==> flow/design.v <==
module alu #(
   parameter N_BITS = 32,
   parameter N_OPCODE = 6
)
(  input [N_BITS-1:0]   i_datoA,
   input [N_BITS-1:0]   i_datoB,
   input [N_OPCODE-1:0] i_opcode,
   output reg  [N_BITS-1:0] o_aluResult,
   output                   o_cero
);
   always @(*) begin
      case(i_opcode)
         6'b000000:  o_aluResult = i_datoA & i_datoB;
         6'b000001:   o_aluResult = i_datoA | i_datoB;
         6'b000010:  o_aluResult = i_datoA + i_datoB;
         6'b000011: o_aluResult = $unsigned(i_datoA) + $unsigned(i_datoB);
         6'b000100:  o_aluResult = ~(i_datoA | i_datoB);
         6'b000101:  begin
                o_aluResult = i_datoA ^ i_datoB; 
                end
         6'b000110:  o_aluResult = i_datoA << i_datoB;
         6'b000111:  o_aluResult = i_datoA >> i_datoB;
         6'b001000:  o_aluResult = i_datoA >>> i_datoB;
         6'b001001: o_aluResult = i_datoB << i_datoA;
         6'b001010: o_aluResult = i_datoB >> i_datoA;
         6'b001011: o_aluResult = i_datoB >>> i_datoA;
         6'b001100: o_aluResult = $unsigned(i_datoA) - $unsigned(i_datoB);
         6'b001101:  o_aluResult = i_datoA - i_datoB;
         6'b001110:  o_aluResult = i_datoA < i_datoB;
         6'b001111:  o_aluResult = i_datoB << 16;
         6'b010000:   o_aluResult = (i_datoA + i_datoB) & 32'h000000ff;
         6'b010001:   o_aluResult = (i_datoA + i_datoB) & 32'h0000ffff;
         6'b010010:  o_aluResult = ($unsigned(i_datoA) + $unsigned(i_datoB)) & 32'h000000ff;
         6'b010011:  o_aluResult = ($unsigned(i_datoA) + $unsigned(i_datoB)) & 32'h0000ffff;
         default: o_aluResult = {N_BITS{1'b0}}; 
      endcase
   end 
   assign o_cero = (o_aluResult == 0);
endmodule
`timescale 1ns / 1ps
module aluControl#(
      parameter N_OPCODE  = 6,
      parameter N_ALUOP = 2
)
(  input  [N_OPCODE-1:0]  i_funct,  
   input  [N_OPCODE-1:0]  i_op,     
   input  [N_ALUOP-1:0] i_aluOp,  
   output reg [N_OPCODE-1:0] o_opcodeAlu
);
   always@(*) begin
      case(i_aluOp)
      2'b00:  
      begin
         case(i_op)  
            6'b100000: o_opcodeAlu = 6'b010000;  
            6'b100001: o_opcodeAlu = 6'b010001;  
            6'b100011: o_opcodeAlu = 6'b010001;  
            6'b100100: o_opcodeAlu = 6'b010010;  
            6'b100101: o_opcodeAlu = 6'b010011;  
            6'b100111: o_opcodeAlu = 6'b000011;  
            6'b101000: o_opcodeAlu = 6'b0;  
            6'b101001: o_opcodeAlu = 6'b0;  
            6'b101011: o_opcodeAlu = 6'b0;  
            default: o_opcodeAlu = {N_OPCODE{1'b1}};   
         endcase
      end
      2'b01:  
      begin
         case(i_op)
            6'b000100,
            6'b000101: o_opcodeAlu = {N_OPCODE{1'b1}};  
            default: o_opcodeAlu = {N_OPCODE{1'b1}};
         endcase
      end
      2'b10:  
      begin
         case(i_funct)  
            6'b100100: o_opcodeAlu = 6'b000000;  
            6'b100101: o_opcodeAlu = 6'b000001;  
            6'b100001: o_opcodeAlu = 6'b000011;  
            6'b100111: o_opcodeAlu = 6'b000100;  
            6'b100110: o_opcodeAlu = 6'b000101;  
            6'b000000: o_opcodeAlu = 6'b000010;  
            6'b000011: o_opcodeAlu = 6'b001000;  
            6'b000100: o_opcodeAlu = 6'b001001;  
            6'b000110: o_opcodeAlu = 6'b001010;  
            6'b000111: o_opcodeAlu = 6'b001010;  
            6'b100011: o_opcodeAlu = 6'b001100;  
            6'b100010: o_opcodeAlu = 6'b001101;  
            6'b101010: o_opcodeAlu = 6'b001110;  
            6'b001000: o_opcodeAlu = {N_OPCODE{1'b1}};  
            6'b001001: o_opcodeAlu = {N_OPCODE{1'b1}};  
            default: o_opcodeAlu = {N_OPCODE{1'b1}};  
         endcase
      end
      2'b11:  
      begin
         case(i_op)  
            6'b001111: o_opcodeAlu = 6'b001111;  
            6'b001000: o_opcodeAlu = 6'b000010;  
            6'b001100: o_opcodeAlu = 6'b000000;  
            6'b001101: o_opcodeAlu = 6'b000001;  
            6'b001110: o_opcodeAlu = 6'b000101;  
            6'b001010: o_opcodeAlu = 6'b001110;  
            default: o_opcodeAlu = {N_OPCODE{1'b1}};  
         endcase
      end
      default: o_opcodeAlu = {N_OPCODE{1'b1}};  
      endcase
   end  
endmodule
`timescale 1ns / 1ps
module fowarding_unit #(
   parameter N_BITS_REG = 6
)
(   
   input  [N_BITS_REG-1:0] i_rt_id,
   input  [N_BITS_REG-1:0] i_rs_id,
   input  [N_BITS_REG-1:0] i_rd_EX_MEM,
   input  i_regWrite_EX_MEM,
   input  [N_BITS_REG-1:0] i_rd_MEM_WB, 
   input  i_regWrite_MEM_WB,
   output reg [1:0] o_forwardA,
   output reg [1:0] o_forwardB
);
   reg [2:0] temp1_EX;   
   reg [2:0] temp2_EX;   
   reg [3:0] temp1_MEM;  
   reg [3:0] temp2_MEM;  
   always @(*) begin 
      o_forwardA = 2'b00;
      o_forwardB = 2'b00;
      temp1_EX = {i_regWrite_EX_MEM, 
                     (i_rd_EX_MEM != 0), 
                     (i_rd_EX_MEM == i_rs_id)};
      temp2_EX = {i_regWrite_EX_MEM, 
                     (i_rd_EX_MEM != 0), 
                     (i_rd_EX_MEM == i_rt_id)};
      if(temp1_EX == 3'b111)
         o_forwardA = 2'b10;  
      if(temp2_EX == 3'b111)
         o_forwardB = 2'b10;  
      temp1_MEM = {i_regWrite_MEM_WB, 
                     (i_rd_MEM_WB != 0),
                  ~(i_regWrite_EX_MEM && (i_rd_EX_MEM != 0) && (i_rd_EX_MEM == i_rs_id)), 
                     (i_rd_MEM_WB == i_rs_id)};
      temp2_MEM = {i_regWrite_MEM_WB, 
                     (i_rd_MEM_WB != 0),
                  ~(i_regWrite_EX_MEM && (i_rd_EX_MEM != 0) && (i_rd_EX_MEM == i_rt_id)), 
                     (i_rd_MEM_WB == i_rt_id)};
      if(temp1_MEM == 4'b1111)
         o_forwardA = 2'b01;  
      if(temp2_MEM == 4'b1111)
         o_forwardB = 2'b01;  
   end 
endmodule
`timescale 1ns / 1ps
module IExecute #(
   parameter N_BITS = 32,
   parameter N_BITS_REG = 5,
   parameter N_OPCODE = 6
)
(  input i_clk, i_reset,
   input  i_exec_mode,
   input  i_step,
   input [1:0] i_aluOP,  
   input i_aluSrc,
   input [N_BITS-1:0] i_datoLeido1,  
   input [N_BITS-1:0] i_datoLeido2,
   input [N_BITS-1:0] i_datoExtSigno,
   input [N_BITS-1:0] i_instruccion,  
   input [N_BITS_REG-1:0] i_rt_id,  
   input [N_BITS_REG-1:0] i_rd_id,  
   input [N_BITS_REG-1:0] i_rt_OR_rd,  
   input [N_BITS_REG-1:0] i_rd_EX_MEM,  
   input [N_BITS_REG-1:0] i_rd_MEM_WB,  
   input [N_BITS_REG-1:0] i_rs_id,      
   input [N_BITS-1:0] i_wbData,
   input [N_BITS-1:0] i_memData,
   input i_memToReg,
   input i_regWrite_EX_MEM,
   input i_regWrite_MEM_WB,
   input [1:0] i_branch,
   input i_memWrite,
   input [1:0]i_memRead,
   input i_regWrite,
   input i_halt,
   output reg [N_BITS-1:0] o_instruccion,
   output reg  o_ceroSignal,
   output reg  [N_BITS-1:0] o_aluResult,
   output reg [N_BITS-1:0] o_datoLeido2,
   output reg [N_BITS_REG-1:0] o_rd_data,  
   output reg [N_BITS_REG-1:0] o_rt_OR_rd,
   output reg o_memToReg,
   output reg [1:0] o_branch,
   output reg o_memWrite,
   output reg o_memRead,
   output reg o_regWrite,
   output reg o_halt
);
   wire  [N_BITS-1:0] w_aluResult;
   wire  w_ceroSignal;
   wire [1:0] w_forwardA;
   wire [1:0] w_forwardB;
   reg [N_BITS-1:0] dato1ALU;  
   reg [N_BITS-1:0] dato2ALU;  
   reg [N_BITS-1:0] dato2_preALU;  
   wire [N_OPCODE-1:0] aluOpcode;  
   reg memToReg;
   reg regWrite_EX_MEM;
   reg regWrite_MEM_WB;
   reg branch;
   reg memWrite;
   reg memRead;
   always @(*)begin  
      case(w_forwardA)
         2'b00: dato1ALU = i_datoLeido1; 
         2'b01: dato1ALU = i_wbData;
         2'b10: dato1ALU = i_memData;
         default: dato1ALU = 32'h00000000;
      endcase
   end 
   always @(*)begin  
      case(w_forwardB)
         2'b00: dato2_preALU = i_datoLeido2; 
         2'b01: dato2_preALU = i_wbData;
         2'b10: dato2_preALU = i_memData;
         default: dato2_preALU = 32'h00000000;
      endcase
   end 
   always @(*)begin  
      case(i_aluSrc)
         1'b0: dato2ALU = dato2_preALU;
         1'b1: dato2ALU = i_datoExtSigno;
         default: dato2ALU = 32'h00000000;
      endcase
   end 
   always@(posedge i_clk) begin: EX_MEM
      if(i_reset) begin
         o_memToReg <= 1'b0;
         o_branch   <= 1'b0;
         o_memWrite <= 1'b0;
         o_memRead  <= 1'b0;
         o_aluResult <= 32'h00000000;
         o_ceroSignal <= 1'b0;
         o_datoLeido2 <= 32'h00000000;
         o_rd_data <= 6'b000000;
         o_rt_OR_rd <= 6'b000000;
         o_regWrite  <= 1'b0;
      end 
      else begin
         if((i_exec_mode == 1'b0 || (i_exec_mode && i_step)))
         begin
            o_instruccion <= i_instruccion;
            o_memToReg <= i_memToReg;
            o_branch   <= i_branch;
            o_memWrite <= i_memWrite;
            o_memRead  <= i_memRead;
            o_aluResult <= w_aluResult;
            o_ceroSignal <= w_ceroSignal;
            o_datoLeido2 <= dato2_preALU; 
            o_rd_data <= i_rd_id; 
            o_rt_OR_rd <= i_rt_OR_rd; 
            o_regWrite  <= i_regWrite;
            o_halt      <= i_halt;
         end
      end 
   end 
   aluControl
   u_aluBlock (
      .i_aluOp(i_aluOP),   
      .i_funct(i_instruccion[5:0]),  
      .i_op(i_instruccion[31:26]),  
      .o_opcodeAlu(aluOpcode)  
   );
   alu
   u_alu_1(
      .i_datoA(dato1ALU),
      .i_datoB(dato2ALU),
      .i_opcode(aluOpcode),
      .o_aluResult(w_aluResult),
      .o_cero(w_ceroSignal)
   );
   fowarding_unit
   u_corto (
      .i_rt_id(i_rt_id),
      .i_rs_id(i_rs_id),
      .i_rd_EX_MEM(i_rd_EX_MEM),
      .i_regWrite_EX_MEM(i_regWrite_EX_MEM),
      .i_rd_MEM_WB(i_rd_MEM_WB),
      .i_regWrite_MEM_WB(i_regWrite_MEM_WB),
      .o_forwardA(w_forwardA),
      .o_forwardB(w_forwardB)
   );
endmodule
* From RTL to reports: IExecute
What the tools print for IExecute, step after step.
Line numbers count from 1 in the design file above.
A cell with -- has no value.
- Top :: IExecute
- Clock input :: i_clk
- Standard-cell library :: sky130hd
- Timing corner :: tt_025C_1v80

* After elaboration
Source: Yosys, flattened and elaborated, memories not mapped. Widths are those after wreduce. Registers that Yosys merges into a memory's read port (data or address) are not register bits. Print and check cells do not count. Equal cells are merged and count once.
Yosys's memory passes give these memory sizes; they may raise the number of words (mostly to a power of two), join words into wider ones and drop unused or constant bits.
- Bits in registers :: 114
- ROM bits :: 384
- Memories kept :: 1
- Bits of input ports :: 239
- Output and inout bits :: 114
- Cells after elaboration :: 110
** Memories
- (no name shown) :: depth 64, width 6, read ports 1, write ports 0, RTL line 77 : case(i_funct)
- Add/sub/neg operators :: 2
- Order comparisons :: 1
- Eq/ne operators :: 49
- Shift operators :: 6
- Multiplexer cells :: 11
- Bitwise operators :: 9
- Reduce/logical cells :: 19
** Operators with widths (count)
- 32-bit parallel mux with 16-bit select :: 1
- 32-bit parallel mux with 3-bit select :: 2
- 6-bit by 4-bit == test with 1-bit output with constant B :: 14
- 6-bit parallel mux with 6-bit select :: 2
- 32-bit by 32-bit << shifter with 32-bit output :: 2
- 32-bit by 32-bit >> shifter with 32-bit output :: 2
- 32-bit by 32-bit >>> shifter with 32-bit output :: 2
- 32-bit parallel mux with 2-bit select :: 1
- 6-bit == test with constant B :: 9
- 32-bit adder :: 1
- 32-bit subtractor :: 1
- 32-bit < comparator :: 1
- 32-bit AND :: 1
- 32-bit OR :: 1
- 32-bit bitwise XOR :: 1
- 32-bit inverter :: 1
- 32-bit zero test :: 1
- 6-bit by 3-bit == test with 1-bit output with constant B :: 4
- 6-bit by 5-bit == test with 1-bit output with constant B :: 4
- 6-bit parallel mux with 4-bit select :: 1
- 5-bit == test :: 4
- 6-bit by 2-bit == test with 1-bit output with constant B :: 2
- 6-bit nonzero test :: 2
- 2-bit OR reduction :: 5
- 2-bit == test with constant B :: 4
- 4-bit == test with constant B :: 2
- 2-bit 2-to-1 mux :: 4
- 2-bit by 1-bit == test with 1-bit output with constant B :: 3
Other operator kinds: 9; their cells: 19.

* Logic depth
Depth = most cells in a row (Yosys ltp): at word level without a register or memory, in the mapped netlist without a sequential cell, where the memories' decode and read muxes count.
- Depth after elaboration :: 13
- ABC_AREA :: 0
- Depth in mapped cells :: 30
- Gate-level depth less buffers :: 25

* Synthesis result
The flow's flattened synthesis, as Yosys stat reports it; memories are mapped. The netlist is that of the ABC_AREA named above (0 if unset); the other value can give another one.
The area totals of this step are shown rounded.
** Cells by type
- sky130_fd_sc_hd__dfxtp_1 :: count 81, area in all 1.62E+03 um2
- sky130_fd_sc_hd__ha_1 :: count 101, area in all 1.26E+03 um2
- sky130_fd_sc_hd__a21oi_1 :: count 240, area in all 1.2E+03 um2
- sky130_fd_sc_hd__nor2_1 :: count 293, area in all 1.1E+03 um2
- sky130_fd_sc_hd__nor3_1 :: count 210, area in all 1.05E+03 um2
- sky130_fd_sc_hd__o21ai_0 :: count 209, area in all 1.05E+03 um2
- sky130_fd_sc_hd__edfxtp_1 :: count 33, area in all 990.95 um2
- sky130_fd_sc_hd__a211oi_1 :: count 128, area in all 960.922 um2
- sky130_fd_sc_hd__nand3_1 :: count 186, area in all 930.893 um2
- sky130_fd_sc_hd__nand2_1 :: count 217, area in all 814.531 um2
- sky130_fd_sc_hd__a311oi_1 :: count 66, area in all 578.054 um2
- sky130_fd_sc_hd__clkbuf_1 :: count 152, area in all 570.547 um2
- sky130_fd_sc_hd__mux2i_1 :: count 56, area in all 560.538 um2
- sky130_fd_sc_hd__o211ai_1 :: count 68, area in all 510.49 um2
- sky130_fd_sc_hd__inv_1 :: count 97, area in all 364.099 um2
- sky130_fd_sc_hd__a221oi_1 :: count 41, area in all 359.094 um2
- sky130_fd_sc_hd__buf_2 :: count 69, area in all 345.331 um2
- sky130_fd_sc_hd__o22ai_1 :: count 53, area in all 331.568 um2
Not listed: further types 85, cells in them 653.
- Mapped cells :: 2953
- Synthesis area :: 19800 um2
- Sequential part of the area :: 2610 um2
- Flip-flops :: 114
- Buffer cells :: 251
The figures by module come from a second, unflattened synthesis with its own total; it is not the netlist above.
- Cell total of the unflattened synthesis :: 2817
- Area (unflattened synthesis) :: 20400 um2
Each row is one instance without its submodules.
** Modules
- alu :: instances 1, cells 2068, area 13800 um2, sequential area 0.0 um2
- IExecute :: instances 1, cells 642, area 5750 um2, sequential area 2610 um2
- aluControl :: instances 1, cells 70, area 467 um2, sequential area 0.0 um2
- fowarding_unit :: instances 1, cells 37, area 330 um2, sequential area 0.0 um2

* Worst setup path after synthesis
OpenSTA on the mapped netlist: ideal clock, no wires. The path of least setup slack (recovery checks aside). Input and output delay are each 20% of the period. Register names are those of the netlist, which keeps one name where synthesis merged equal registers.
- Path kind :: input port to flip-flop
- Start point :: input i_rs_id[4]
- End point :: register o_ceroSignal
- Clock period :: 12.0 ns
- Input delay :: 2.400 ns
- Setup time :: 0.092 ns
- Launch time at the first pin :: 2.400 ns
- Arrival time :: 8.756 ns
- Data required time :: 11.908 ns
- Setup slack :: 3.151 ns
- Delay of the path :: 6.448 ns
- Stages on the path :: 27
- Path buffers :: 6
- Synthesis period reached :: 8.849 ns
"delay of the path" is the arrival time less input delay plus setup time.
"stages on the path": output pins that drive a net of the path, with the launching flip-flop's if there is one; two outputs of one cell count as two.
"synthesis period reached" is the clock period less the worst setup slack; recovery checks do not enter. This is arithmetic on one report: input and output delays are still those of the set period (20% each).
The rows between start and end are the longest chain of elaborated cells between them; the timing report does not say that the signal goes this way. Where chains are equally long, one stands for them.
Each line given opens the expression or statement behind the cell; cells for indexed reads and writes are added by Yosys, which also makes memories of some case tables.
- Cell sequence :: sky130_fd_sc_hd__xor2_1 > sky130_fd_sc_hd__or4b_1 > sky130_fd_sc_hd__clkbuf_1 > sky130_fd_sc_hd__nor2_2 > sky130_fd_sc_hd__mux2i_1 > sky130_fd_sc_hd__o21ai_1 > sky130_fd_sc_hd__clkbuf_1 > sky130_fd_sc_hd__clkbuf_1 > sky130_fd_sc_hd__buf_1 > sky130_fd_sc_hd__clkbuf_1 > sky130_fd_sc_hd__ha_1 > sky130_fd_sc_hd__clkbuf_1 > sky130_fd_sc_hd__nor2b_1 > sky130_fd_sc_hd__o21ai_0 > sky130_fd_sc_hd__a21boi_0 > sky130_fd_sc_hd__o21a_1 > sky130_fd_sc_hd__a41oi_1 > sky130_fd_sc_hd__o311a_1 > sky130_fd_sc_hd__o41ai_1 > sky130_fd_sc_hd__a221oi_1 > sky130_fd_sc_hd__o31ai_1 > sky130_fd_sc_hd__a21oi_1 > sky130_fd_sc_hd__a2111oi_0 > sky130_fd_sc_hd__nand4_1 > sky130_fd_sc_hd__nor4_1 > sky130_fd_sc_hd__nand4_1 > sky130_fd_sc_hd__o32ai_1
- Length of the longest elaborated chain :: 11
- Elaborated cells on any way between the ends :: 27
- Those cells by class :: add/sub: 2; compare: 1; eq/ne: 6; shift: 6; mux: 4; logic: 5; reduce/logical: 3
** RTL lines, path post-synthesis
- from (decl) :: RTL line 177 : input [N_BITS_REG-1:0] i_rs_id,
- 5-bit == test :: RTL line 145 : ~(i_regWrite_EX_MEM && (i_rd_EX_MEM != 0) && (i_rd_EX_MEM == i_rs_id)),
- 1-bit logical AND :: RTL line 145
- 1-bit inverter :: RTL line 145
- 4-bit == test :: RTL line 151 : if(temp1_MEM == 4'b1111)
- 2-bit 2-to-1 mux :: RTL line 151
- 2-bit == test :: RTL line 216 : case(w_forwardA)
- 32-bit parallel mux with 3-bit select :: RTL line 216
- 32-bit OR :: RTL line 17 : 6'b000100:  o_aluResult = ~(i_datoA | i_datoB);
- 32-bit inverter :: RTL line 17
- 32-bit parallel mux with 16-bit select :: RTL line 12 : case(i_opcode)
- 32-bit zero test :: RTL line 38 : assign o_cero = (o_aluResult == 0);
- to (assign) :: RTL line 245 : o_ceroSignal <= 1'b0;
- to (assign) :: RTL line 260 : o_ceroSignal <= w_ceroSignal;
- to (decl) :: RTL line 189 : output reg  o_ceroSignal,

* Timing after layout
Path of least setup slack in the final report of entry A (OpenROAD, finished layout, wires in). Where an end is a register, its clock arrival counts in the times.
- Path kind :: input port to flip-flop
- Start point :: input i_rd_MEM_WB[1]
- End point :: register o_ceroSignal
- Clock period :: 10.8 ns
- Input delay :: 2.16 ns
- Setup time :: 0.09 ns
- Launch time at the first pin :: 2.16 ns
- Arrival time :: 10.83 ns
- Data required time :: 11.19 ns
- Setup slack :: 0.37 ns
- Stages on the path :: 24
- Path buffers :: 4
The rows between start and end are the longest chain of elaborated cells between them; the timing report does not say that the signal goes this way. Where chains are equally long, one stands for them.
- Cell sequence :: sky130_fd_sc_hd__clkdlybuf4s50_1 > sky130_fd_sc_hd__or4_4 > sky130_fd_sc_hd__o211ai_2 > sky130_fd_sc_hd__o21ai_0 > sky130_fd_sc_hd__a311oi_1 > sky130_fd_sc_hd__a21oi_1 > sky130_fd_sc_hd__ha_1 > sky130_fd_sc_hd__o21ai_0 > sky130_fd_sc_hd__a21boi_0 > sky130_fd_sc_hd__o21a_1 > sky130_fd_sc_hd__a41oi_1 > sky130_fd_sc_hd__o311a_1 > sky130_fd_sc_hd__o41ai_1 > sky130_fd_sc_hd__buf_4 > sky130_fd_sc_hd__a221oi_1 > sky130_fd_sc_hd__o31ai_1 > sky130_fd_sc_hd__a21oi_1 > sky130_fd_sc_hd__a2111oi_0 > sky130_fd_sc_hd__buf_4 > sky130_fd_sc_hd__nand4_1 > sky130_fd_sc_hd__nor4_1 > sky130_fd_sc_hd__buf_4 > sky130_fd_sc_hd__nand4_1 > sky130_fd_sc_hd__o32ai_1
- Length of the longest elaborated chain :: 10
- Elaborated cells on any way between the ends :: 31
- Those cells by class :: add/sub: 2; compare: 1; eq/ne: 8; shift: 6; mux: 6; logic: 4; reduce/logical: 4
** RTL lines, path after layout
- from (decl) :: RTL line 176 : input [N_BITS_REG-1:0] i_rd_MEM_WB,
- 5-bit == test :: RTL line 150 : (i_rd_MEM_WB == i_rt_id)};
- 4-bit == test :: RTL line 153 : if(temp2_MEM == 4'b1111)
- 2-bit 2-to-1 mux :: RTL line 153
- 2-bit == test :: RTL line 224 : case(w_forwardB)
- 32-bit parallel mux with 3-bit select :: RTL line 224
- 32-bit parallel mux with 2-bit select :: RTL line 232 : case(i_aluSrc)
- 32-bit OR :: RTL line 17 : 6'b000100:  o_aluResult = ~(i_datoA | i_datoB);
- 32-bit inverter :: RTL line 17
- 32-bit parallel mux with 16-bit select :: RTL line 12 : case(i_opcode)
- 32-bit zero test :: RTL line 38 : assign o_cero = (o_aluResult == 0);
- to (assign) :: RTL line 245 : o_ceroSignal <= 1'b0;
- to (assign) :: RTL line 260 : o_ceroSignal <= w_ceroSignal;
- to (decl) :: RTL line 189 : output reg  o_ceroSignal,

Record of 6 stored runs of the RTL-to-layout flow on IExecute, platform sky130hd. The runs are unordered. Constraints: input delay and output delay 20% of the set period each, output load 0.01 pF.
"period reached": clock period set for the run, less the worst setup slack. It is reckoned from that one timing run; input and output delays stay at 20% of the period that was set.
"critical path time" means the part of the period allowed to the worst setup path (the constraints hold back 20% at inputs and 20% at outputs) less its slack; where the path has registers, the arrival times of their clocks count too.
By "total power of the final layout" is meant OpenSTA's value without simulated activity: inputs other than the clock are taken to toggle once in ten clock periods, and the tool carries that through the logic.
The measured numbers are rounded.

** Entry A
- Settings :: CORE_UTILIZATION=28; period_ns=10.8; CAP_MARGIN=20; CORE_MARGIN=2; SLEW_MARGIN=20
- Synthesis area :: 19800 um2
- Die outline area :: 73000 um2
- Standard-cell area after routing :: 25900 um2
- Final utilization :: 36.9 %
- Lowest setup slack :: 0.366 ns
- Sum of negative setup slack :: 0.000 ns
- Total power of the final layout :: 0.00269 W
- Period reached :: 10.434 ns
- Critical path time :: 8.27 ns
- Critical path type :: input port to flip-flop

** Entry B
- Settings :: CORE_UTILIZATION=40; HOLD_SLACK_MARGIN=-0.09; TNS_END_PERCENT=60; period_ns=12.0; CAP_MARGIN=20; CORE_MARGIN=2; SLEW_MARGIN=20
- Synthesis area :: 19800 um2
- Die outline area :: 51400 um2
- Standard-cell area after routing :: 25000 um2
- Final utilization :: 51.1 %
- Lowest setup slack :: 1.49 ns
- Sum of negative setup slack :: 0.000 ns
- Total power of the final layout :: 0.00235 W
- Period reached :: 10.515 ns
- Critical path time :: 8.11 ns
- Critical path type :: input port to flip-flop

** Entry C
- Settings :: ABC_AREA=0; CAP_MARGIN=10; CELL_PAD_IN_SITES_DETAIL_PLACEMENT=1; CELL_PAD_IN_SITES_GLOBAL_PLACEMENT=1; CORE_ASPECT_RATIO=0.85; CORE_MARGIN=8; CORE_UTILIZATION=17; CTS_CLUSTER_DIAMETER=105; CTS_CLUSTER_SIZE=47; GPL_ROUTABILITY_DRIVEN=0; GPL_TIMING_DRIVEN=0; HOLD_SLACK_MARGIN=-0.08; MAX_ROUTING_LAYER=met5; MIN_ROUTING_LAYER=met1; PLACE_DENSITY_LB_ADDON=0.3; SETUP_SLACK_MARGIN=1.06; SLEW_MARGIN=25; TNS_END_PERCENT=15; period_ns=12.9
- Synthesis area :: 19800 um2
- Die outline area :: 128000 um2
- Standard-cell area after routing :: 26500 um2
- Final utilization :: 22.8 %
- Lowest setup slack :: 1.19 ns
- Sum of negative setup slack :: 0.000 ns
- Total power of the final layout :: 0.00228 W
- Period reached :: 11.714 ns
- Critical path time :: 9.13 ns
- Critical path type :: input port to flip-flop

** Entry D
- Settings :: CAP_MARGIN=35; CELL_PAD_IN_SITES_GLOBAL_PLACEMENT=3; CORE_ASPECT_RATIO=0.78; CORE_MARGIN=10; CORE_UTILIZATION=40; CTS_CLUSTER_DIAMETER=353; CTS_CLUSTER_SIZE=56; GPL_TIMING_DRIVEN=0; MAX_ROUTING_LAYER=met4; MIN_ROUTING_LAYER=met2; SLEW_MARGIN=20; TNS_END_PERCENT=30; period_ns=19.1
- Outcome :: did not finish, placement stopped with GPL-0301

** Entry E
- Settings :: ABC_AREA=0; CAP_MARGIN=5; CELL_PAD_IN_SITES_DETAIL_PLACEMENT=1; CELL_PAD_IN_SITES_GLOBAL_PLACEMENT=1; CORE_ASPECT_RATIO=0.85; CORE_UTILIZATION=17; CTS_CLUSTER_DIAMETER=105; CTS_CLUSTER_SIZE=47; GPL_ROUTABILITY_DRIVEN=0; GPL_TIMING_DRIVEN=0; HOLD_SLACK_MARGIN=-0.08; MAX_ROUTING_LAYER=met5; MIN_ROUTING_LAYER=met1; PLACE_DENSITY=0.48; SETUP_SLACK_MARGIN=0.2; SLEW_MARGIN=25; TNS_END_PERCENT=15; period_ns=8.01; CORE_MARGIN=2
- Synthesis area :: 19800 um2
- Die outline area :: 120000 um2
- Standard-cell area after routing :: 30000 um2
- Final utilization :: 25.9 %
- Lowest setup slack :: 0.099 ns
- Sum of negative setup slack :: 0.000 ns
- Total power of the final layout :: 0.00403 W
- Period reached :: 7.911 ns
- Critical path time :: 6.31 ns
- Critical path type :: input port to flip-flop

** Entry F
- Settings :: CELL_PAD_IN_SITES_GLOBAL_PLACEMENT=3; CORE_ASPECT_RATIO=0.78; CORE_MARGIN=6; CORE_UTILIZATION=40; CTS_CLUSTER_DIAMETER=353; CTS_CLUSTER_SIZE=56; GPL_TIMING_DRIVEN=0; HOLD_SLACK_MARGIN=-0.09; MAX_ROUTING_LAYER=met4; SLEW_MARGIN=30; TNS_END_PERCENT=30; period_ns=19.1; CAP_MARGIN=20
- Outcome :: did not finish, placement stopped with GPL-0301
